==> flow/design.v <==
`timescale 1ns / 1ns
module hexDecoder(input [3:0]binIn, output [6:0]HEX);
	wire [0:3]c = binIn;
	assign HEX[0] = ((~c[0] & ~c[1] & ~c[2] & c[3]) | (~c[0] & c[1] & ~c[2] & ~c[3]) | (c[0] & ~c[1] & c[2] & c[3]) | (c[0] & c[1] & ~c[2] & c[3]));
	assign HEX[1] = ((~c[0] & c[1] & ~c[2] & c[3]) | (~c[0] & c[1] & c[2] & ~c[3]) | (c[0] & ~c[1] & c[2] & c[3]) | (c[0] & c[1] & ~c[2] & ~c[3])| (c[0] & c[1] & c[2] & ~c[3]) | (c[0] & c[1] & c[2] & c[3]));
	assign HEX[2] = ((~c[0] & ~c[1] & c[2] & ~c[3]) | (c[0] & c[1] & ~c[2] & ~c[3]) | (c[0] & c[1] & c[2] & ~c[3]) | (c[0] & c[1] & c[2] & c[3]));
	assign HEX[3] = ((~c[0] & ~c[1] & ~c[2] & c[3]) | (~c[0] & c[1] & ~c[2] & ~c[3]) | (~c[0] & c[1] & c[2] & c[3]) | (c[0] & ~c[1] & ~c[2] & c[3])| (c[0] & ~c[1] & c[2] & ~c[3]) | (c[0] & c[1] & c[2] & c[3]));
	assign HEX[4] = ((~c[0] & ~c[1] & ~c[2] & c[3]) | (~c[0] & ~c[1] & c[2] & c[3]) | (~c[0] & c[1] & ~c[2] & ~c[3]) | (~c[0] & c[1] & ~c[2] & c[3])| (~c[0] & c[1] & c[2] & c[3]) | (c[0] & ~c[1] & ~c[2] & c[3]));
	assign HEX[5] = ((~c[0] & ~c[1] & ~c[2] & c[3]) | (~c[0] & ~c[1] & c[2] & ~c[3]) | (~c[0] & ~c[1] & c[2] & c[3]) | (~c[0] & c[1] & c[2] & c[3])| (c[0] & c[1] & ~c[2] & c[3]));
	assign HEX[6] = ((~c[0] & ~c[1] & ~c[2] & ~c[3]) | (~c[0] & ~c[1] & ~c[2] & c[3]) | (~c[0] & c[1] & c[2] & c[3]) | (c[0] & c[1] & ~c[2] & ~c[3]));
endmodule
module binaryToBCD(
    binaryIn,
	Millions,
	HundredThousands,
	TenThousands,
	Thousands,
	Hundreds,
	Tens,
	Ones
    );
    input [39:0] binaryIn;
    output reg[3:0] Ones;
	output reg[3:0] Tens;
	output reg[3:0] Hundreds;
	output reg[3:0] Thousands;
	output reg[3:0] TenThousands;
	output reg[3:0] HundredThousands;
	output reg[3:0] Millions;
    integer i;   
     always @(binaryIn)
        begin
			Millions= 4'd0;
			HundredThousands= 4'd0;
			TenThousands= 4'd0;
			Thousands= 4'd0;
			Hundreds= 4'd0;
			Tens= 4'd0;
			Ones= 4'd0;
            for (i = 21; i >=0; i = i-1)  
            begin
				if(Millions>=5)
					Millions = Millions +3;
				if(HundredThousands>=5)
					HundredThousands = HundredThousands +3;
				if(TenThousands>=5)
					TenThousands = TenThousands +3;
				if(Thousands>=5)
					Thousands = Thousands +3;
				if(Hundreds>=5)
					Hundreds = Hundreds +3;
				if(Tens>=5)
					Tens = Tens +3;
				if(Ones>=5)
					Ones = Ones +3;
				Millions = Millions<<1;
				Millions[0] = HundredThousands[3];
				HundredThousands = HundredThousands<<1;
				HundredThousands[0] = TenThousands[3];
				TenThousands = TenThousands<<1;
				TenThousands[0] = Thousands[3];
				Thousands = Thousands<<1;
				Thousands[0] = Hundreds[3];
				Hundreds = Hundreds<<1;
				Hundreds[0] = Tens[3];
				Tens = Tens<<1;
				Tens[0] = Ones[3];
				Ones = Ones<<1;
				Ones[0] = binaryIn[i];
            end
        end     
endmodule
`timescale 1ns / 1ns
module prevData(clock, reset, received_data_en, received_data, prev_data);
	input clock, reset, received_data_en;
	input [7:0]received_data;
	output reg [7:0] prev_data;
	reg [7:0] current_data;
	always@(posedge clock)begin
		if(reset)begin
			prev_data <= 0;
			current_data <= 0;
		end
		else if(received_data_en)begin
			prev_data <= current_data;
			current_data <= received_data;
		end
		else
			prev_data <= 0;
	end
endmodule
`timescale 1ns / 1ns
module logicController(clock, reset, received_data, received_data_en, click, buy, one, two, three, four, five, six, seven, eight, selection, upgradeClick);
	input clock, reset, received_data_en;
	input [7:0]received_data;
	output reg click, buy, one, two, three, four, five, six, seven, eight, selection, upgradeClick;
	localparam IDLE = 0, CLICK = 1, BUY = 2, ONE = 3, TWO = 4, THREE = 5, FOUR = 6, FIVE = 7, SIX = 8, SEVEN = 9, EIGHT = 10, UPGRADECLICK = 11;
	reg [4:0] currentState;
	reg [4:0] nextState;
	always@(*)begin
		case(currentState)
			IDLE:	begin
						if(received_data_en)begin
							if(received_data == 'h29)
								nextState = CLICK;
							else if(received_data == 'h5A)
								nextState = BUY;
							else if(received_data == 'h16)
								nextState = ONE;
							else if(received_data == 'h1E)
								nextState = TWO;
							else if(received_data == 'h26)
								nextState = THREE;
							else if(received_data == 'h25)
								nextState = FOUR;
							else if(received_data == 'h2E)
								nextState = FIVE;
							else if(received_data == 'h36)
								nextState = SIX;
							else if(received_data == 'h3D)
								nextState = SEVEN;
							else if(received_data == 'h3E)
								nextState = EIGHT;
							else if(received_data == 'h21)
								nextState = UPGRADECLICK;
							else
								nextState = IDLE;
						end
						else
							nextState = IDLE;
					end		
			CLICK: nextState = IDLE;
			BUY: nextState = IDLE;
			ONE: nextState = IDLE;
			TWO: nextState = IDLE;
			THREE: nextState = IDLE;
			FOUR: nextState = IDLE;
			FIVE: nextState = IDLE;
			SIX: nextState = IDLE;
			SEVEN: nextState = IDLE;
			EIGHT: nextState = IDLE;
			UPGRADECLICK: nextState = IDLE;
			default: nextState = IDLE;
		endcase
	end
	always@(*)begin
		click = 0;
		buy = 0; 
		one = 0; 
		two = 0; 
		three = 0; 
		four = 0; 
		five = 0; 
		six = 0; 
		seven = 0; 
		eight = 0;
		selection = 0;
		upgradeClick = 0;
		case(currentState)
			CLICK: click = 1;
			BUY: buy = 1;
			ONE:	begin
						one = 1;
						selection = 1;
					end
			TWO:	begin
						two = 1;
						selection = 1;
					end
			THREE:begin
						three = 1;
						selection = 1;
					end
			FOUR:	begin
						four = 1;
						selection = 1;
					end
			FIVE: begin
						five = 1;
						selection = 1;
					end
			SIX:	begin
						six = 1;
						selection = 1;
					end
			SEVEN:begin 
						seven = 1;
						selection = 1;
					end
			EIGHT:begin 
						eight = 1;
						selection = 1;
					end
			UPGRADECLICK: upgradeClick = 1;
			default: begin
				click = 0;
				buy = 0; 
				one = 0; 
				two = 0; 
				three = 0; 
				four = 0; 
				five = 0; 
				six = 0; 
				seven = 0; 
				eight = 0;
				selection = 0;
				upgradeClick = 0;
			end
		endcase
	end
	always@(posedge clock)begin
		if(reset)
			currentState <= IDLE;
		else
			currentState <= nextState;
	end
endmodule
`timescale 1ns / 1ns
module logicDatapath(clock, reset, pulse, money, prev_data, selectedAsset, click, buy, upgradeClick, one, two, three, four, five, six, seven, eight);
	input clock, reset, pulse, click, buy, upgradeClick, one, two, three, four, five, six, seven, eight;
	input[7:0] prev_data;
	output reg [39:0] money;
	localparam ONE = 0, TWO = 1, THREE = 2, FOUR = 3, FIVE = 4, SIX = 5, SEVEN = 6, EIGHT = 7, BREAK = 'hF0;
	output reg [7:0] selectedAsset;
	reg[29:0] rate; 
	reg[29:0] clickRate;
	reg[29:0] clickRateCost;
	reg[23:0] assetCost[7:0];
	reg[23:0] assetRates[7:0];
	wire enoughMoney = (money>= assetCost[selectedAsset]);
	wire enoughMoneyClick = (money >= clickRateCost);
	always@(*)begin
			assetCost[ONE] = 10;
			assetCost[TWO] = 40;
			assetCost[THREE] = 250;
			assetCost[FOUR] = 2000;
			assetCost[FIVE] = 10000;
			assetCost[SIX] = 100000;
			assetCost[SEVEN] = 1000000;
			assetCost[EIGHT] = 10000000;
			assetRates[ONE] = 1;
			assetRates[TWO] = 5;
			assetRates[THREE] = 15;
			assetRates[FOUR] = 60;
			assetRates[FIVE] = 800;
			assetRates[SIX] = 10000;
			assetRates[SEVEN] = 50000;
			assetRates[EIGHT] = 500000;
	end
	always@(posedge clock)begin
		if(reset)
			selectedAsset <= ONE;
		else if(prev_data == BREAK)
			selectedAsset <= selectedAsset;
		else if(one)
			selectedAsset <= ONE;
		else if(two)
			selectedAsset <= TWO;
		else if(three)
			selectedAsset <= THREE;
		else if(four)
			selectedAsset <= FOUR;
		else if(five)
			selectedAsset <= FIVE;
		else if(six)
			selectedAsset <= SIX;
		else if(seven)
			selectedAsset <= SEVEN;
		else if(eight)
			selectedAsset <= EIGHT;
		else 
			selectedAsset <= selectedAsset;
	end
	always@(posedge clock)begin
		if(reset)
			money <= 10;
		else if(prev_data == BREAK)
			money <= money;
		else if(click)
			money <= money + clickRate;
		else if(buy && enoughMoney)
			money <= money - assetCost[selectedAsset];
		else if(upgradeClick && enoughMoneyClick)
			money <= money - clickRateCost;
		else if(pulse)
			money <= money + rate;
		else
			money <= money;
	end
	always@(posedge clock)begin
		if(reset)
			rate <= 0;
		else if(prev_data == BREAK)
			rate <= rate;
		else if(buy && enoughMoney)
			rate <= rate + assetRates[selectedAsset];
		else
			rate <= rate;
	end
	always@(posedge clock)begin
		if(reset)begin
			clickRate <= 1;
			clickRateCost <= 10;
		end
		else if(prev_data == BREAK)begin
			clickRate <= clickRate;
			clickRateCost <= clickRateCost;
		end
		else if(upgradeClick && enoughMoneyClick)begin
			clickRate <= clickRate * 2;
			clickRateCost <= clickRateCost * 2;
		end
		else begin 
			clickRate <= clickRate;
			clickRateCost <= clickRateCost;
		end
	end
endmodule
`timescale 1ns / 1ns
module money_clicker(clk, rst, key_data, key_valid, tick, money, asset, HEX0, HEX1, HEX2, HEX3, HEX4, HEX5);
	input clk;
	input rst;
	input [7:0] key_data;
	input key_valid;
	input tick;
	output [39:0] money;
	output [7:0] asset;
	output [6:0] HEX0, HEX1, HEX2, HEX3, HEX4, HEX5;
	wire [3:0] Millions;
	wire [3:0] HundredThousands;
	wire [3:0] TenThousands;
	wire [3:0] Thousands;
	wire [3:0] Hundreds;
	wire [3:0] Tens;
	wire [3:0] Ones;
	wire click, buy, upgradeClick, one, two, three, four, five, six, seven, eight;
	wire [7:0] prev_data;
	wire selection;
	binaryToBCD convert (money[39:0], Millions[3:0], HundredThousands[3:0], TenThousands[3:0], Thousands[3:0], Hundreds[3:0], Tens[3:0], Ones[3:0]);
	hexDecoder H0(Ones[3:0], HEX0);
	hexDecoder H1(Tens[3:0], HEX1);
	hexDecoder H2(Hundreds[3:0], HEX2);
	hexDecoder H3(Thousands[3:0], HEX3);
	hexDecoder H4(TenThousands[3:0], HEX4);
	hexDecoder H5(HundredThousands[3:0], HEX5);
	prevData prev(clk, rst, key_valid, key_data, prev_data);
	logicController control(clk, rst, key_data, key_valid, click, buy, one, two, three, four, five, six, seven, eight, selection, upgradeClick);
	logicDatapath datapath(clk, rst, tick, money, prev_data, asset, click, buy, upgradeClick, one, two, three, four, five, six, seven, eight);
endmodule
==> reports on money_clicker <==
Step by step through the tools: money_clicker
Each step is given for the RTL above and for the edited RTL.
Lines under "orig" count in the file above, lines under "edited" in the edited file.
"change" is "edited" less "orig", of the values as shown; "change_rel_pct" is that difference over "orig", in percent.
Operators carry their Yosys type and port widths (W data, S select, Z words).
{"block": "inputs", "top": "money_clicker", "clock_port": "clk", "lib": "sky130hd", "lib_corner": "tt_025C_1v80"}

Diff
Unified diff, file above to edited file.
The edited RTL no longer does the same as the RTL above: the edit was made by script, with no optimisation intended.
begin of diff
@@ -168,8 +168,4 @@
 						selection = 1;
 					end
-			THREE:begin
-						three = 1;
-						selection = 1;
-					end
 			FOUR:	begin
 						four = 1;
end of diff

After elaboration
Source: Yosys, flattened and elaborated. Widths are those after wreduce. Registers that Yosys merges into a memory's read port (data or address) are not register bits. Print and check cells do not count.
Yosys's memory passes give these memory sizes; they may raise the number of words (mostly to a power of two), join words into wider ones and drop unused or constant bits.
{"block": "classes", "element": "n_reduce_logical", "orig": 16, "edited": 16, "change": 0, "change_rel_pct": 0.00}
{"block": "classes", "element": "muxes", "orig": 144, "edited": 144, "change": 0, "change_rel_pct": 0.00}
{"block": "classes", "element": "cmp", "orig": 113, "edited": 113, "change": 0, "change_rel_pct": 0.00}
{"block": "classes", "element": "n_addsub", "orig": 116, "edited": 116, "change": 0, "change_rel_pct": 0.00}
{"block": "classes", "element": "equal", "orig": 19, "edited": 19, "change": 0, "change_rel_pct": 0.00}
{"block": "classes", "element": "logic", "orig": 351, "edited": 351, "change": 0, "change_rel_pct": 0.00}
{"block": "op_table", "op": "$and A1 B1 Y1", "orig": 162, "edited": 162, "change": 0, "change_rel_pct": 0.00}
{"block": "op_table", "op": "$or A1 B1 Y1", "orig": 162, "edited": 162, "change": 0, "change_rel_pct": 0.00}
{"block": "op_table", "op": "$ge A4 B3 Y1 const B", "orig": 105, "edited": 105, "change": 0, "change_rel_pct": 0.00}
{"block": "op_table", "op": "$mux W4", "orig": 94, "edited": 94, "change": 0, "change_rel_pct": 0.00}
{"block": "op_table", "op": "$add A4 B2 Y4 const B", "orig": 90, "edited": 90, "change": 0, "change_rel_pct": 0.00}
{"block": "op_table", "op": "$not A1 Y1", "orig": 27, "edited": 27, "change": 0, "change_rel_pct": 0.00}
{"block": "op_table", "op": "$mux W3", "orig": 25, "edited": 25, "change": 0, "change_rel_pct": 0.00}
{"block": "op_table", "op": "$add A3 B2 Y3 const B", "orig": 15, "edited": 15, "change": 0, "change_rel_pct": 0.00}
{"block": "op_table", "op": "$eq A8 B6 Y1 const B", "orig": 8, "edited": 8, "change": 0, "change_rel_pct": 0.00}
{"block": "op_table", "op": "$mux W8", "orig": 8, "edited": 8, "change": 0, "change_rel_pct": 0.00}
{"block": "op_table", "op": "$mux W24", "orig": 7, "edited": 7, "change": 0, "change_rel_pct": 0.00}
{"block": "op_table", "op": "$add A1 B2 Y3 const AB", "orig": 5, "edited": 5, "change": 0, "change_rel_pct": 0.00}
{"block": "op_table", "op": "$ge A1 B3 Y1 const AB", "orig": 5, "edited": 5, "change": 0, "change_rel_pct": 0.00}
{"block": "op_table", "op": "$eq A3 B3 Y1 const B", "orig": 4, "edited": 4, "change": 0, "change_rel_pct": 0.00}
{"block": "op_table", "op": "$mux W40", "orig": 4, "edited": 4, "change": 0, "change_rel_pct": 0.00}
{"block": "op_table", "op": "$reduce_and A2 Y1", "orig": 4, "edited": 4, "change": 0, "change_rel_pct": 0.00}
{"block": "op_table", "op": "$add A40 B30 Y40", "orig": 2, "edited": 2, "change": 0, "change_rel_pct": 0.00}
{"block": "op_table", "op": "$eq A3 B2 Y1 const B", "orig": 2, "edited": 2, "change": 0, "change_rel_pct": 0.00}
{"block": "op_table", "op": "$eq A8 B5 Y1 const B", "orig": 2, "edited": 2, "change": 0, "change_rel_pct": 0.00}
{"block": "op_table", "op": "$logic_and A1 B1 Y1", "orig": 2, "edited": 2, "change": 0, "change_rel_pct": 0.00}
{"block": "op_table", "op": "$mux W2", "orig": 2, "edited": 2, "change": 0, "change_rel_pct": 0.00}
{"block": "op_table", "op": "$pmux W24 S8", "orig": 2, "edited": 2, "change": 0, "change_rel_pct": 0.00}
{"block": "op_table", "op": "$add A1 B2 Y3 const B", "orig": 1, "edited": 1, "change": 0, "change_rel_pct": 0.00}
{"block": "op_table", "op": "$add A30 B24 Y30", "orig": 1, "edited": 1, "change": 0, "change_rel_pct": 0.00}
{"block": "op_table", "op": "$eq A3 B1 Y1 const B", "orig": 1, "edited": 1, "change": 0, "change_rel_pct": 0.00}
{"block": "op_table", "op": "$eq A8 B7 Y1 const B", "orig": 1, "edited": 1, "change": 0, "change_rel_pct": 0.00}
{"block": "op_table", "op": "$eq A8 B8 Y1 const B", "orig": 1, "edited": 1, "change": 0, "change_rel_pct": 0.00}
{"block": "op_table", "op": "$ge A1 B3 Y1 const B", "orig": 1, "edited": 1, "change": 0, "change_rel_pct": 0.00}
The list need not be complete.
{"block": "bits", "element": "wordCells", "orig": 772, "edited": 772, "change": 0, "change_rel_pct": 0.00}
{"block": "bits", "element": "reg_bits", "orig": 158, "edited": 158, "change": 0, "change_rel_pct": 0.00}
{"block": "bits", "element": "output_inout_bits", "orig": 90, "edited": 90, "change": 0, "change_rel_pct": 0.00}
{"block": "bits", "element": "mem_bits_ro", "orig": 192, "edited": 176, "change": -16, "change_rel_pct": -8.33}
{"block": "bits", "element": "input_bits", "orig": 12, "edited": 12, "change": 0, "change_rel_pct": 0.00}
{"block": "bits", "element": "n_memories", "orig": 1, "edited": 1, "change": 0, "change_rel_pct": 0.00}
{"block": "memory_table", "element": "mem_shapes", "orig": "16x12 r1 w0", "edited": "16x11 r1 w0"}

Logic depth
Depth = most cells in a row (Yosys ltp): at word level without a register or memory, in the mapped netlist without a sequential cell, where the memories' decode and read muxes count.
{"block": "logic_depth", "element": "ltp_word", "orig": 51, "edited": 51, "change": 0, "change_rel_pct": 0.00}
{"block": "logic_depth", "element": "abc_area", "orig": "0", "edited": "0"}
{"block": "logic_depth", "element": "depth_mapped", "orig": 97, "edited": 98, "change": 1, "change_rel_pct": 1.03}
{"block": "logic_depth", "element": "ltp_nobuf", "orig": 92, "edited": 92, "change": 0, "change_rel_pct": 0.00}

Netlist
The flow's flattened synthesis, as Yosys stat reports it; memories are mapped. The netlist is that of the ABC_AREA named above (0 if unset); the other value can give another one.
{"block": "by_type", "cell_type": "sky130_fd_sc_hd__nor2_1", "orig": 355, "edited": 278, "change": -77, "change_rel_pct": -21.69}
{"block": "by_type", "cell_type": "sky130_fd_sc_hd__nand3_1", "orig": 89, "edited": 135, "change": 46, "change_rel_pct": 51.69}
{"block": "by_type", "cell_type": "sky130_fd_sc_hd__a211oi_1", "orig": 90, "edited": 61, "change": -29, "change_rel_pct": -32.22}
{"block": "by_type", "cell_type": "sky130_fd_sc_hd__xnor2_1", "orig": 82, "edited": 111, "change": 29, "change_rel_pct": 35.37}
{"block": "by_type", "cell_type": "sky130_fd_sc_hd__o221ai_1", "orig": 9, "edited": 35, "change": 26, "change_rel_pct": 288.89}
{"block": "by_type", "cell_type": "sky130_fd_sc_hd__o211ai_1", "orig": 45, "edited": 66, "change": 21, "change_rel_pct": 46.67}
{"block": "by_type", "cell_type": "sky130_fd_sc_hd__nand4_1", "orig": 26, "edited": 46, "change": 20, "change_rel_pct": 76.92}
{"block": "by_type", "cell_type": "sky130_fd_sc_hd__a21boi_0", "orig": 45, "edited": 30, "change": -15, "change_rel_pct": -33.33}
{"block": "by_type", "cell_type": "sky130_fd_sc_hd__a31oi_1", "orig": 36, "edited": 50, "change": 14, "change_rel_pct": 38.89}
{"block": "by_type", "cell_type": "sky130_fd_sc_hd__o21ai_0", "orig": 236, "edited": 224, "change": -12, "change_rel_pct": -5.08}
{"block": "by_type", "cell_type": "sky130_fd_sc_hd__o21a_1", "orig": 41, "edited": 29, "change": -12, "change_rel_pct": -29.27}
{"block": "by_type", "cell_type": "sky130_fd_sc_hd__o21ai_1", "orig": 30, "edited": 19, "change": -11, "change_rel_pct": -36.67}
{"block": "by_type", "cell_type": "sky130_fd_sc_hd__nor3_1", "orig": 108, "edited": 118, "change": 10, "change_rel_pct": 9.26}
{"block": "by_type", "cell_type": "sky130_fd_sc_hd__inv_2", "orig": 17, "edited": 7, "change": -10, "change_rel_pct": -58.82}
{"block": "by_type", "cell_type": "sky130_fd_sc_hd__a21oi_1", "orig": 313, "edited": 322, "change": 9, "change_rel_pct": 2.88}
{"block": "by_type", "cell_type": "sky130_fd_sc_hd__xor2_1", "orig": 44, "edited": 35, "change": -9, "change_rel_pct": -20.45}
{"block": "by_type", "cell_type": "sky130_fd_sc_hd__o2bb2ai_1", "orig": 4, "edited": 13, "change": 9, "change_rel_pct": 225.00}
{"block": "by_type", "cell_type": "sky130_fd_sc_hd__o22ai_1", "orig": 34, "edited": 26, "change": -8, "change_rel_pct": -23.53}
The list need not be complete.
{"block": "mapped", "element": "mapped_cells", "orig": 3572, "edited": 3537, "change": -35, "change_rel_pct": -0.98}
{"block": "mapped", "element": "mapped_area_mm2", "orig": 0.0245736, "edited": 0.0243121, "change": -0.0002615, "change_rel_pct": -1.06}
{"block": "mapped", "element": "flip_flops", "orig": 150, "edited": 150, "change": 0, "change_rel_pct": 0.00}
{"block": "mapped", "element": "sequential_area_mm2", "orig": 0.0030029, "edited": 0.0030029, "change": 0.0000000, "change_rel_pct": 0.00}
The figures by module come from a second, unflattened synthesis with its own total; it is not the netlist above.
{"block": "hier_totals", "element": "cells_unflattened", "orig": 3554, "edited": 3560, "change": 6, "change_rel_pct": 0.17}
{"block": "hier_totals", "element": "area_unflattened_mm2", "orig": 0.0251716, "edited": 0.0252667, "change": 0.0000951, "change_rel_pct": 0.38}
Each row is one instance without its submodules.
{"block": "by_module_orig", "mod": "logicDatapath", "area_mm2": 0.0130926, "n_cells": 1845, "instances": 1, "mod_seq_area_mm2": 0.0026025}
{"block": "by_module_orig", "mod": "binaryToBCD", "area_mm2": 0.0097956, "n_cells": 1423, "instances": 1, "mod_seq_area_mm2": 0}
{"block": "by_module_orig", "mod": "hexDecoder", "area_mm2": 0.0002202, "n_cells": 30, "instances": 6, "mod_seq_area_mm2": 0}
{"block": "by_module_orig", "mod": "prevData", "area_mm2": 0.0005105, "n_cells": 43, "instances": 1, "mod_seq_area_mm2": 0.0003203}
{"block": "by_module_orig", "mod": "logicController", "area_mm2": 0.0004517, "n_cells": 63, "instances": 1, "mod_seq_area_mm2": 0.0000801}
{"block": "by_module_orig", "mod": "money_clicker", "area_mm2": 0, "n_cells": 0, "instances": 1, "mod_seq_area_mm2": 0}
{"block": "by_module_edited", "mod": "logicDatapath", "area_mm2": 0.0131689, "n_cells": 1845, "instances": 1, "mod_seq_area_mm2": 0.0026025}
{"block": "by_module_edited", "mod": "binaryToBCD", "area_mm2": 0.0097956, "n_cells": 1423, "instances": 1, "mod_seq_area_mm2": 0}
{"block": "by_module_edited", "mod": "hexDecoder", "area_mm2": 0.0002202, "n_cells": 30, "instances": 6, "mod_seq_area_mm2": 0}
{"block": "by_module_edited", "mod": "prevData", "area_mm2": 0.0005105, "n_cells": 43, "instances": 1, "mod_seq_area_mm2": 0.0003203}
{"block": "by_module_edited", "mod": "logicController", "area_mm2": 0.0004705, "n_cells": 69, "instances": 1, "mod_seq_area_mm2": 0.0000801}
{"block": "by_module_edited", "mod": "money_clicker", "area_mm2": 0, "n_cells": 0, "instances": 1, "mod_seq_area_mm2": 0}

Path before layout
OpenSTA on the mapped netlist: ideal clock, no wires. The path of least setup slack (recovery checks aside). Input and output delay are each 20% of the period. Register names are those of the netlist, which keeps one name where synthesis merged equal registers.
{"block": "synth_timing", "element": "path_kind", "orig": "reg2out", "edited": "reg2out"}
{"block": "synth_timing", "element": "from", "orig": "reg datapath.money[19]", "edited": "reg datapath.money[19]"}
{"block": "synth_timing", "element": "to", "orig": "out HEX4[0]", "edited": "out HEX5[1]"}
{"block": "synth_timing", "element": "required_time_ps", "orig": 20000, "edited": 20000, "change": 0, "change_rel_pct": 0.00}
{"block": "synth_timing", "element": "tclk_ps", "orig": 25000, "edited": 25000, "change": 0, "change_rel_pct": 0.00}
{"block": "synth_timing", "element": "arrival_time_ps", "orig": 17222, "edited": 18016, "change": 794, "change_rel_pct": 4.61}
{"block": "synth_timing", "element": "setup_slack_ps", "orig": 2778, "edited": 1984, "change": -794}
{"block": "synth_timing", "element": "path_stages", "orig": 97, "edited": 97, "change": 0, "change_rel_pct": 0.00}
{"block": "synth_timing", "element": "path_buffers", "orig": 5, "edited": 6, "change": 1, "change_rel_pct": 20.00}
{"block": "synth_timing", "element": "path_delay_ps", "orig": 17222, "edited": 18016, "change": 794, "change_rel_pct": 4.61}
{"block": "synth_timing", "element": "synth_period_reached_ps", "orig": 22222, "edited": 23016, "change": 794, "change_rel_pct": 3.57}
"path_delay_ps" is the arrival time less input delay plus setup time.
A path that ends at an output port has no setup time.
"path_stages": output pins that drive a net of the path, with the launching flip-flop's if there is one; two outputs of one cell count as two.
"synth_period_reached_ps" is the clock period less the worst setup slack; recovery checks do not enter. This is arithmetic on one report: input and output delays are still those of the set period (20% each).
Between the ends stands the longest chain of elaborated cells between them, by number of cells; it is not shown to be the way that was timed. Of several equally long chains one is given.
A line is the first line of the expression or statement that the cell stems from. Yosys adds cells for indexed reads and writes and turns some case tables into memories.
At most two assigning lines are given for a register; there are more.
{"block": "synth_between_orig", "cell_sequence": "sky130_fd_sc_hd__dfxtp_1 > sky130_fd_sc_hd__buf_2 > sky130_fd_sc_hd__inv_1 > sky130_fd_sc_hd__ha_1 > sky130_fd_sc_hd__inv_1 > sky130_fd_sc_hd__ha_1 > sky130_fd_sc_hd__buf_4 > sky130_fd_sc_hd__a21oi_4 > sky130_fd_sc_hd__xnor2_1 > sky130_fd_sc_hd__ha_1 > sky130_fd_sc_hd__and2b_1 > sky130_fd_sc_hd__a211oi_4 > sky130_fd_sc_hd__o211ai_4 > sky130_fd_sc_hd__ha_1 > sky130_fd_sc_hd__nor2b_1 > sky130_fd_sc_hd__a21oi_1 > sky130_fd_sc_hd__or4_1 > sky130_fd_sc_hd__and2_1 > (+61 left out) > sky130_fd_sc_hd__o31ai_1 > sky130_fd_sc_hd__o31ai_1 > sky130_fd_sc_hd__a32o_1 > sky130_fd_sc_hd__a2bb2oi_1 > sky130_fd_sc_hd__a211oi_4 > sky130_fd_sc_hd__inv_1 > sky130_fd_sc_hd__ha_1 > sky130_fd_sc_hd__o21a_1 > sky130_fd_sc_hd__o31a_1 > sky130_fd_sc_hd__clkinv_1 > sky130_fd_sc_hd__ha_1 > sky130_fd_sc_hd__nand3_1 > sky130_fd_sc_hd__a21boi_0 > sky130_fd_sc_hd__o22a_1 > sky130_fd_sc_hd__clkbuf_1 > sky130_fd_sc_hd__and2_1 > sky130_fd_sc_hd__nor2_1 > sky130_fd_sc_hd__o211ai_1", "elab_chain_cells": 45, "cone_cells": 256}
{"block": "synth_rtl_orig", "element": "start: declaration", "line": 222, "rtl": "output reg [39:0] money;"}
{"block": "synth_rtl_orig", "element": "start: assignment", "line": 278, "rtl": "money <= money;"}
{"block": "synth_rtl_orig", "element": "start: assignment", "line": 280, "rtl": "money <= money + clickRate;"}
{"block": "synth_rtl_orig", "element": "$add A4 B2 Y4", "line": 55, "rtl": "Ones = Ones +3;"}
{"block": "synth_rtl_orig", "element": "$mux W4", "line": 54, "rtl": "if(Ones>=5)"}
{"block": "synth_rtl_orig", "element": "$ge A4 B3 Y1", "line": 54}
{"block": "synth_rtl_orig", "element": "$mux W4", "line": 54}
{"block": "synth_rtl_orig", "element": "$ge A4 B3 Y1", "line": 54}
{"block": "synth_rtl_orig", "element": "$mux W4", "line": 54}
{"block": "synth_rtl_orig", "element": "$ge A4 B3 Y1", "line": 54}
{"block": "synth_rtl_orig", "element": "(+27 left out)"}
{"block": "synth_rtl_orig", "element": "$add A4 B2 Y4", "line": 49, "rtl": "Thousands = Thousands +3;"}
{"block": "synth_rtl_orig", "element": "$mux W4", "line": 48, "rtl": "if(Thousands>=5)"}
{"block": "synth_rtl_orig", "element": "$add A4 B2 Y4", "line": 47, "rtl": "TenThousands = TenThousands +3;"}
{"block": "synth_rtl_orig", "element": "$mux W4", "line": 46, "rtl": "if(TenThousands>=5)"}
{"block": "synth_rtl_orig", "element": "$not A1 Y1", "line": 4, "rtl": "assign HEX[0] = ((~c[0] & ~c[1] & ~c[2] & c[3]) | (~c[0] & c[1] & ~c[2] & ~c[3]) | (c[0] & ~c[1] & c[2] & c[3] ..."}
{"block": "synth_rtl_orig", "element": "$and A1 B1 Y1 x3", "line": 4}
{"block": "synth_rtl_orig", "element": "$or A1 B1 Y1 x3", "line": 4}
{"block": "synth_rtl_orig", "element": "end: declaration", "line": 328, "rtl": "output [6:0] HEX0, HEX1, HEX2, HEX3, HEX4, HEX5;"}
{"block": "synth_between_edited", "cell_sequence": "sky130_fd_sc_hd__dfxtp_1 > sky130_fd_sc_hd__clkbuf_1 > sky130_fd_sc_hd__inv_1 > sky130_fd_sc_hd__ha_1 > sky130_fd_sc_hd__inv_1 > sky130_fd_sc_hd__ha_1 > sky130_fd_sc_hd__a21oi_2 > sky130_fd_sc_hd__xnor2_1 > sky130_fd_sc_hd__inv_1 > sky130_fd_sc_hd__ha_1 > sky130_fd_sc_hd__nand2b_1 > sky130_fd_sc_hd__a21oi_1 > sky130_fd_sc_hd__o21a_2 > sky130_fd_sc_hd__xnor2_1 > sky130_fd_sc_hd__ha_1 > sky130_fd_sc_hd__nand2b_1 > sky130_fd_sc_hd__clkbuf_1 > sky130_fd_sc_hd__a31oi_1 > (+61 left out) > sky130_fd_sc_hd__o21ai_0 > sky130_fd_sc_hd__nand2_1 > sky130_fd_sc_hd__mux2_2 > sky130_fd_sc_hd__inv_1 > sky130_fd_sc_hd__ha_1 > sky130_fd_sc_hd__o21a_1 > sky130_fd_sc_hd__o31ai_2 > sky130_fd_sc_hd__ha_1 > sky130_fd_sc_hd__inv_1 > sky130_fd_sc_hd__a221oi_1 > sky130_fd_sc_hd__nand4_1 > sky130_fd_sc_hd__o221ai_1 > sky130_fd_sc_hd__and2_1 > sky130_fd_sc_hd__a21boi_0 > sky130_fd_sc_hd__a21o_1 > sky130_fd_sc_hd__clkbuf_1 > sky130_fd_sc_hd__nor3_1 > sky130_fd_sc_hd__a211o_1", "elab_chain_cells": 47, "cone_cells": 290}
{"block": "synth_rtl_edited", "element": "start: declaration", "line": 218, "rtl": "output reg [39:0] money;"}
{"block": "synth_rtl_edited", "element": "start: assignment", "line": 274, "rtl": "money <= money;"}
{"block": "synth_rtl_edited", "element": "start: assignment", "line": 276, "rtl": "money <= money + clickRate;"}
{"block": "synth_rtl_edited", "element": "$add A4 B2 Y4", "line": 55, "rtl": "Ones = Ones +3;"}
{"block": "synth_rtl_edited", "element": "$mux W4", "line": 54, "rtl": "if(Ones>=5)"}
{"block": "synth_rtl_edited", "element": "$ge A4 B3 Y1", "line": 54}
{"block": "synth_rtl_edited", "element": "$mux W4", "line": 54}
{"block": "synth_rtl_edited", "element": "$ge A4 B3 Y1", "line": 54}
{"block": "synth_rtl_edited", "element": "$mux W4", "line": 54}
{"block": "synth_rtl_edited", "element": "$ge A4 B3 Y1", "line": 54}
{"block": "synth_rtl_edited", "element": "(+27 left out)"}
{"block": "synth_rtl_edited", "element": "$add A4 B2 Y4", "line": 47, "rtl": "TenThousands = TenThousands +3;"}
{"block": "synth_rtl_edited", "element": "$mux W4", "line": 46, "rtl": "if(TenThousands>=5)"}
{"block": "synth_rtl_edited", "element": "$add A3 B2 Y3", "line": 45, "rtl": "HundredThousands = HundredThousands +3;"}
{"block": "synth_rtl_edited", "element": "$mux W3", "line": 44, "rtl": "if(HundredThousands>=5)"}
{"block": "synth_rtl_edited", "element": "$not A1 Y1", "line": 5, "rtl": "assign HEX[1] = ((~c[0] & c[1] & ~c[2] & c[3]) | (~c[0] & c[1] & c[2] & ~c[3]) | (c[0] & ~c[1] & c[2] & c[3]) ..."}
{"block": "synth_rtl_edited", "element": "$and A1 B1 Y1 x3", "line": 5}
{"block": "synth_rtl_edited", "element": "$or A1 B1 Y1 x5", "line": 5}
{"block": "synth_rtl_edited", "element": "end: declaration", "line": 324, "rtl": "output [6:0] HEX0, HEX1, HEX2, HEX3, HEX4, HEX5;"}

Path in the finished layout
Path of least setup slack in the final report of each run of set A (OpenROAD, finished layout, wires in). Where an end is a register, its clock arrival counts in the times.
The path's times are printed in steps of 10 ps; the period is the one set.
{"block": "layout_timing", "element": "path_kind", "orig": "reg2out", "edited": "reg2out"}
{"block": "layout_timing", "element": "from", "orig": "reg datapath.money[20]", "edited": "reg datapath.money[20]"}
{"block": "layout_timing", "element": "to", "orig": "out HEX5[4]", "edited": "out HEX5[3]"}
{"block": "layout_timing", "element": "tclk_ps", "orig": 25000, "edited": 25000, "change": 0, "change_rel_pct": 0.00}
{"block": "layout_timing", "element": "required_time_ps", "orig": 20000, "edited": 20000, "change": 0, "change_rel_pct": 0.00}
{"block": "layout_timing", "element": "arrival_time_ps", "orig": 18630, "edited": 18740, "change": 110, "change_rel_pct": 0.59}
{"block": "layout_timing", "element": "setup_slack_ps", "orig": 1370, "edited": 1260, "change": -110}
{"block": "layout_timing", "element": "path_buffers", "orig": 1, "edited": 2, "change": 1, "change_rel_pct": 100.00}
{"block": "layout_timing", "element": "path_stages", "orig": 90, "edited": 85, "change": -5, "change_rel_pct": -5.56}
Between the ends stands the longest chain of elaborated cells between them, by number of cells; it is not shown to be the way that was timed. Of several equally long chains one is given.
At most two assigning lines are given for a register; there are more.
{"block": "layout_between_orig", "cell_sequence": "sky130_fd_sc_hd__dfxtp_4 > sky130_fd_sc_hd__inv_1 > sky130_fd_sc_hd__ha_1 > sky130_fd_sc_hd__inv_1 > sky130_fd_sc_hd__ha_4 > sky130_fd_sc_hd__a21oi_4 > sky130_fd_sc_hd__xnor2_4 > sky130_fd_sc_hd__ha_1 > sky130_fd_sc_hd__and2b_1 > sky130_fd_sc_hd__a211oi_4 > sky130_fd_sc_hd__o211ai_4 > sky130_fd_sc_hd__ha_1 > sky130_fd_sc_hd__nand2b_1 > sky130_fd_sc_hd__a221o_1 > sky130_fd_sc_hd__or4_1 > sky130_fd_sc_hd__and2_1 > sky130_fd_sc_hd__ha_1 > sky130_fd_sc_hd__a21o_1 > (+54 left out) > sky130_fd_sc_hd__and2_1 > sky130_fd_sc_hd__inv_1 > sky130_fd_sc_hd__ha_1 > sky130_fd_sc_hd__a221oi_1 > sky130_fd_sc_hd__o31ai_1 > sky130_fd_sc_hd__o31ai_1 > sky130_fd_sc_hd__a32o_1 > sky130_fd_sc_hd__or3_1 > sky130_fd_sc_hd__and2_1 > sky130_fd_sc_hd__ha_1 > sky130_fd_sc_hd__o22a_1 > sky130_fd_sc_hd__o31ai_4 > sky130_fd_sc_hd__ha_1 > sky130_fd_sc_hd__o21ai_1 > sky130_fd_sc_hd__a22o_2 > sky130_fd_sc_hd__or3_1 > sky130_fd_sc_hd__o211ai_1 > sky130_fd_sc_hd__clkdlybuf4s50_1", "elab_chain_cells": 49, "cone_cells": 308}
{"block": "layout_rtl_orig", "element": "start: declaration", "line": 222, "rtl": "output reg [39:0] money;"}
{"block": "layout_rtl_orig", "element": "start: assignment", "line": 278, "rtl": "money <= money;"}
{"block": "layout_rtl_orig", "element": "start: assignment", "line": 280, "rtl": "money <= money + clickRate;"}
{"block": "layout_rtl_orig", "element": "$add A4 B2 Y4", "line": 55, "rtl": "Ones = Ones +3;"}
{"block": "layout_rtl_orig", "element": "$mux W4", "line": 54, "rtl": "if(Ones>=5)"}
{"block": "layout_rtl_orig", "element": "$ge A4 B3 Y1", "line": 54}
{"block": "layout_rtl_orig", "element": "$mux W4", "line": 54}
{"block": "layout_rtl_orig", "element": "$ge A4 B3 Y1", "line": 54}
{"block": "layout_rtl_orig", "element": "$mux W4", "line": 54}
{"block": "layout_rtl_orig", "element": "$ge A4 B3 Y1", "line": 54}
{"block": "layout_rtl_orig", "element": "(+29 left out)"}
{"block": "layout_rtl_orig", "element": "$add A4 B2 Y4", "line": 47, "rtl": "TenThousands = TenThousands +3;"}
{"block": "layout_rtl_orig", "element": "$mux W4", "line": 46, "rtl": "if(TenThousands>=5)"}
{"block": "layout_rtl_orig", "element": "$add A3 B2 Y3", "line": 45, "rtl": "HundredThousands = HundredThousands +3;"}
{"block": "layout_rtl_orig", "element": "$mux W3", "line": 44, "rtl": "if(HundredThousands>=5)"}
{"block": "layout_rtl_orig", "element": "$not A1 Y1", "line": 8, "rtl": "assign HEX[4] = ((~c[0] & ~c[1] & ~c[2] & c[3]) | (~c[0] & ~c[1] & c[2] & c[3]) | (~c[0] & c[1] & ~c[2] & ~c[3 ..."}
{"block": "layout_rtl_orig", "element": "$and A1 B1 Y1 x3", "line": 8}
{"block": "layout_rtl_orig", "element": "$or A1 B1 Y1 x5", "line": 8}
{"block": "layout_rtl_orig", "element": "end: declaration", "line": 328, "rtl": "output [6:0] HEX0, HEX1, HEX2, HEX3, HEX4, HEX5;"}
{"block": "layout_between_edited", "cell_sequence": "sky130_fd_sc_hd__dfxtp_1 > sky130_fd_sc_hd__inv_1 > sky130_fd_sc_hd__ha_1 > sky130_fd_sc_hd__inv_1 > sky130_fd_sc_hd__ha_1 > sky130_fd_sc_hd__a21oi_4 > sky130_fd_sc_hd__xnor2_1 > sky130_fd_sc_hd__inv_1 > sky130_fd_sc_hd__ha_1 > sky130_fd_sc_hd__nand2b_1 > sky130_fd_sc_hd__a21oi_2 > sky130_fd_sc_hd__o21a_2 > sky130_fd_sc_hd__xnor2_1 > sky130_fd_sc_hd__ha_1 > sky130_fd_sc_hd__nand2b_2 > sky130_fd_sc_hd__a31oi_1 > sky130_fd_sc_hd__o2111ai_1 > sky130_fd_sc_hd__mux2_2 > (+49 left out) > sky130_fd_sc_hd__o32ai_4 > sky130_fd_sc_hd__xnor2_2 > sky130_fd_sc_hd__nand3_1 > sky130_fd_sc_hd__and3_1 > sky130_fd_sc_hd__ha_1 > sky130_fd_sc_hd__o21a_1 > sky130_fd_sc_hd__o31ai_2 > sky130_fd_sc_hd__ha_2 > sky130_fd_sc_hd__inv_1 > sky130_fd_sc_hd__a221oi_1 > sky130_fd_sc_hd__nand4_1 > sky130_fd_sc_hd__o221ai_1 > sky130_fd_sc_hd__a21oi_1 > sky130_fd_sc_hd__a311oi_4 > sky130_fd_sc_hd__and2_1 > sky130_fd_sc_hd__and2_1 > sky130_fd_sc_hd__a2bb2oi_1 > sky130_fd_sc_hd__clkdlybuf4s50_1", "elab_chain_cells": 49, "cone_cells": 310}
{"block": "layout_rtl_edited", "element": "start: declaration", "line": 218, "rtl": "output reg [39:0] money;"}
{"block": "layout_rtl_edited", "element": "start: assignment", "line": 274, "rtl": "money <= money;"}
{"block": "layout_rtl_edited", "element": "start: assignment", "line": 276, "rtl": "money <= money + clickRate;"}
{"block": "layout_rtl_edited", "element": "$add A4 B2 Y4", "line": 55, "rtl": "Ones = Ones +3;"}
{"block": "layout_rtl_edited", "element": "$mux W4", "line": 54, "rtl": "if(Ones>=5)"}
{"block": "layout_rtl_edited", "element": "$ge A4 B3 Y1", "line": 54}
{"block": "layout_rtl_edited", "element": "$mux W4", "line": 54}
{"block": "layout_rtl_edited", "element": "$ge A4 B3 Y1", "line": 54}
{"block": "layout_rtl_edited", "element": "$mux W4", "line": 54}
{"block": "layout_rtl_edited", "element": "$ge A4 B3 Y1", "line": 54}
{"block": "layout_rtl_edited", "element": "(+29 left out)"}
{"block": "layout_rtl_edited", "element": "$add A4 B2 Y4", "line": 47, "rtl": "TenThousands = TenThousands +3;"}
{"block": "layout_rtl_edited", "element": "$mux W4", "line": 46, "rtl": "if(TenThousands>=5)"}
{"block": "layout_rtl_edited", "element": "$add A3 B2 Y3", "line": 45, "rtl": "HundredThousands = HundredThousands +3;"}
{"block": "layout_rtl_edited", "element": "$mux W3", "line": 44, "rtl": "if(HundredThousands>=5)"}
{"block": "layout_rtl_edited", "element": "$not A1 Y1", "line": 7, "rtl": "assign HEX[3] = ((~c[0] & ~c[1] & ~c[2] & c[3]) | (~c[0] & c[1] & ~c[2] & ~c[3]) | (~c[0] & c[1] & c[2] & c[3] ..."}
{"block": "layout_rtl_edited", "element": "$and A1 B1 Y1 x3", "line": 7}
{"block": "layout_rtl_edited", "element": "$or A1 B1 Y1 x5", "line": 7}
{"block": "layout_rtl_edited", "element": "end: declaration", "line": 324, "rtl": "output [6:0] HEX0, HEX1, HEX2, HEX3, HEX4, HEX5;"}

Layout results
Both versions went through the flow (Yosys, OpenROAD) with the same settings in each pair. Constraints: input delay and output delay 20% of the set period each, output load 0.01 pF.
{"block": "settings_set_A", "CORE_UTILIZATION": 40, "period_ns": 25.0, "CAP_MARGIN": 20, "CORE_MARGIN": 2, "SLEW_MARGIN": 20}
{"block": "measured_set_A", "element": "post_route_stdcell_area_mm2", "orig": 0.0269734, "edited": 0.0271711, "change": 0.0001977, "change_rel_pct": 0.73}
{"block": "measured_set_A", "element": "timing.hold.ws_ps", "orig": 459, "edited": 456, "change": -3}
{"block": "measured_set_A", "element": "design.die.area_mm2", "orig": 0.0634335, "edited": 0.0627678, "change": -0.0006657, "change_rel_pct": -1.05}
{"block": "measured_set_A", "element": "ws_setup_ps", "orig": 1374, "edited": 1257, "change": -117}
{"block": "measured_set_A", "element": "post_route_util_frac", "orig": 0.445, "edited": 0.451, "change": 0.006}
{"block": "measured_set_A", "element": "timing.achieved_period_ps", "orig": 23626, "edited": 23743, "change": 117, "change_rel_pct": 0.50}
{"block": "measured_set_A", "element": "setupTns_ps", "orig": 0, "edited": 0, "change": 0}
{"block": "measured_set_A", "element": "yosys_chip_area_mm2", "orig": 0.0245736, "edited": 0.0243121, "change": -0.0002615, "change_rel_pct": -1.06}
By "timing.achieved_period_ps" is meant the clock period of the run minus its worst setup slack. This is arithmetic on one report: input and output delays are still those of the set period (20% each).
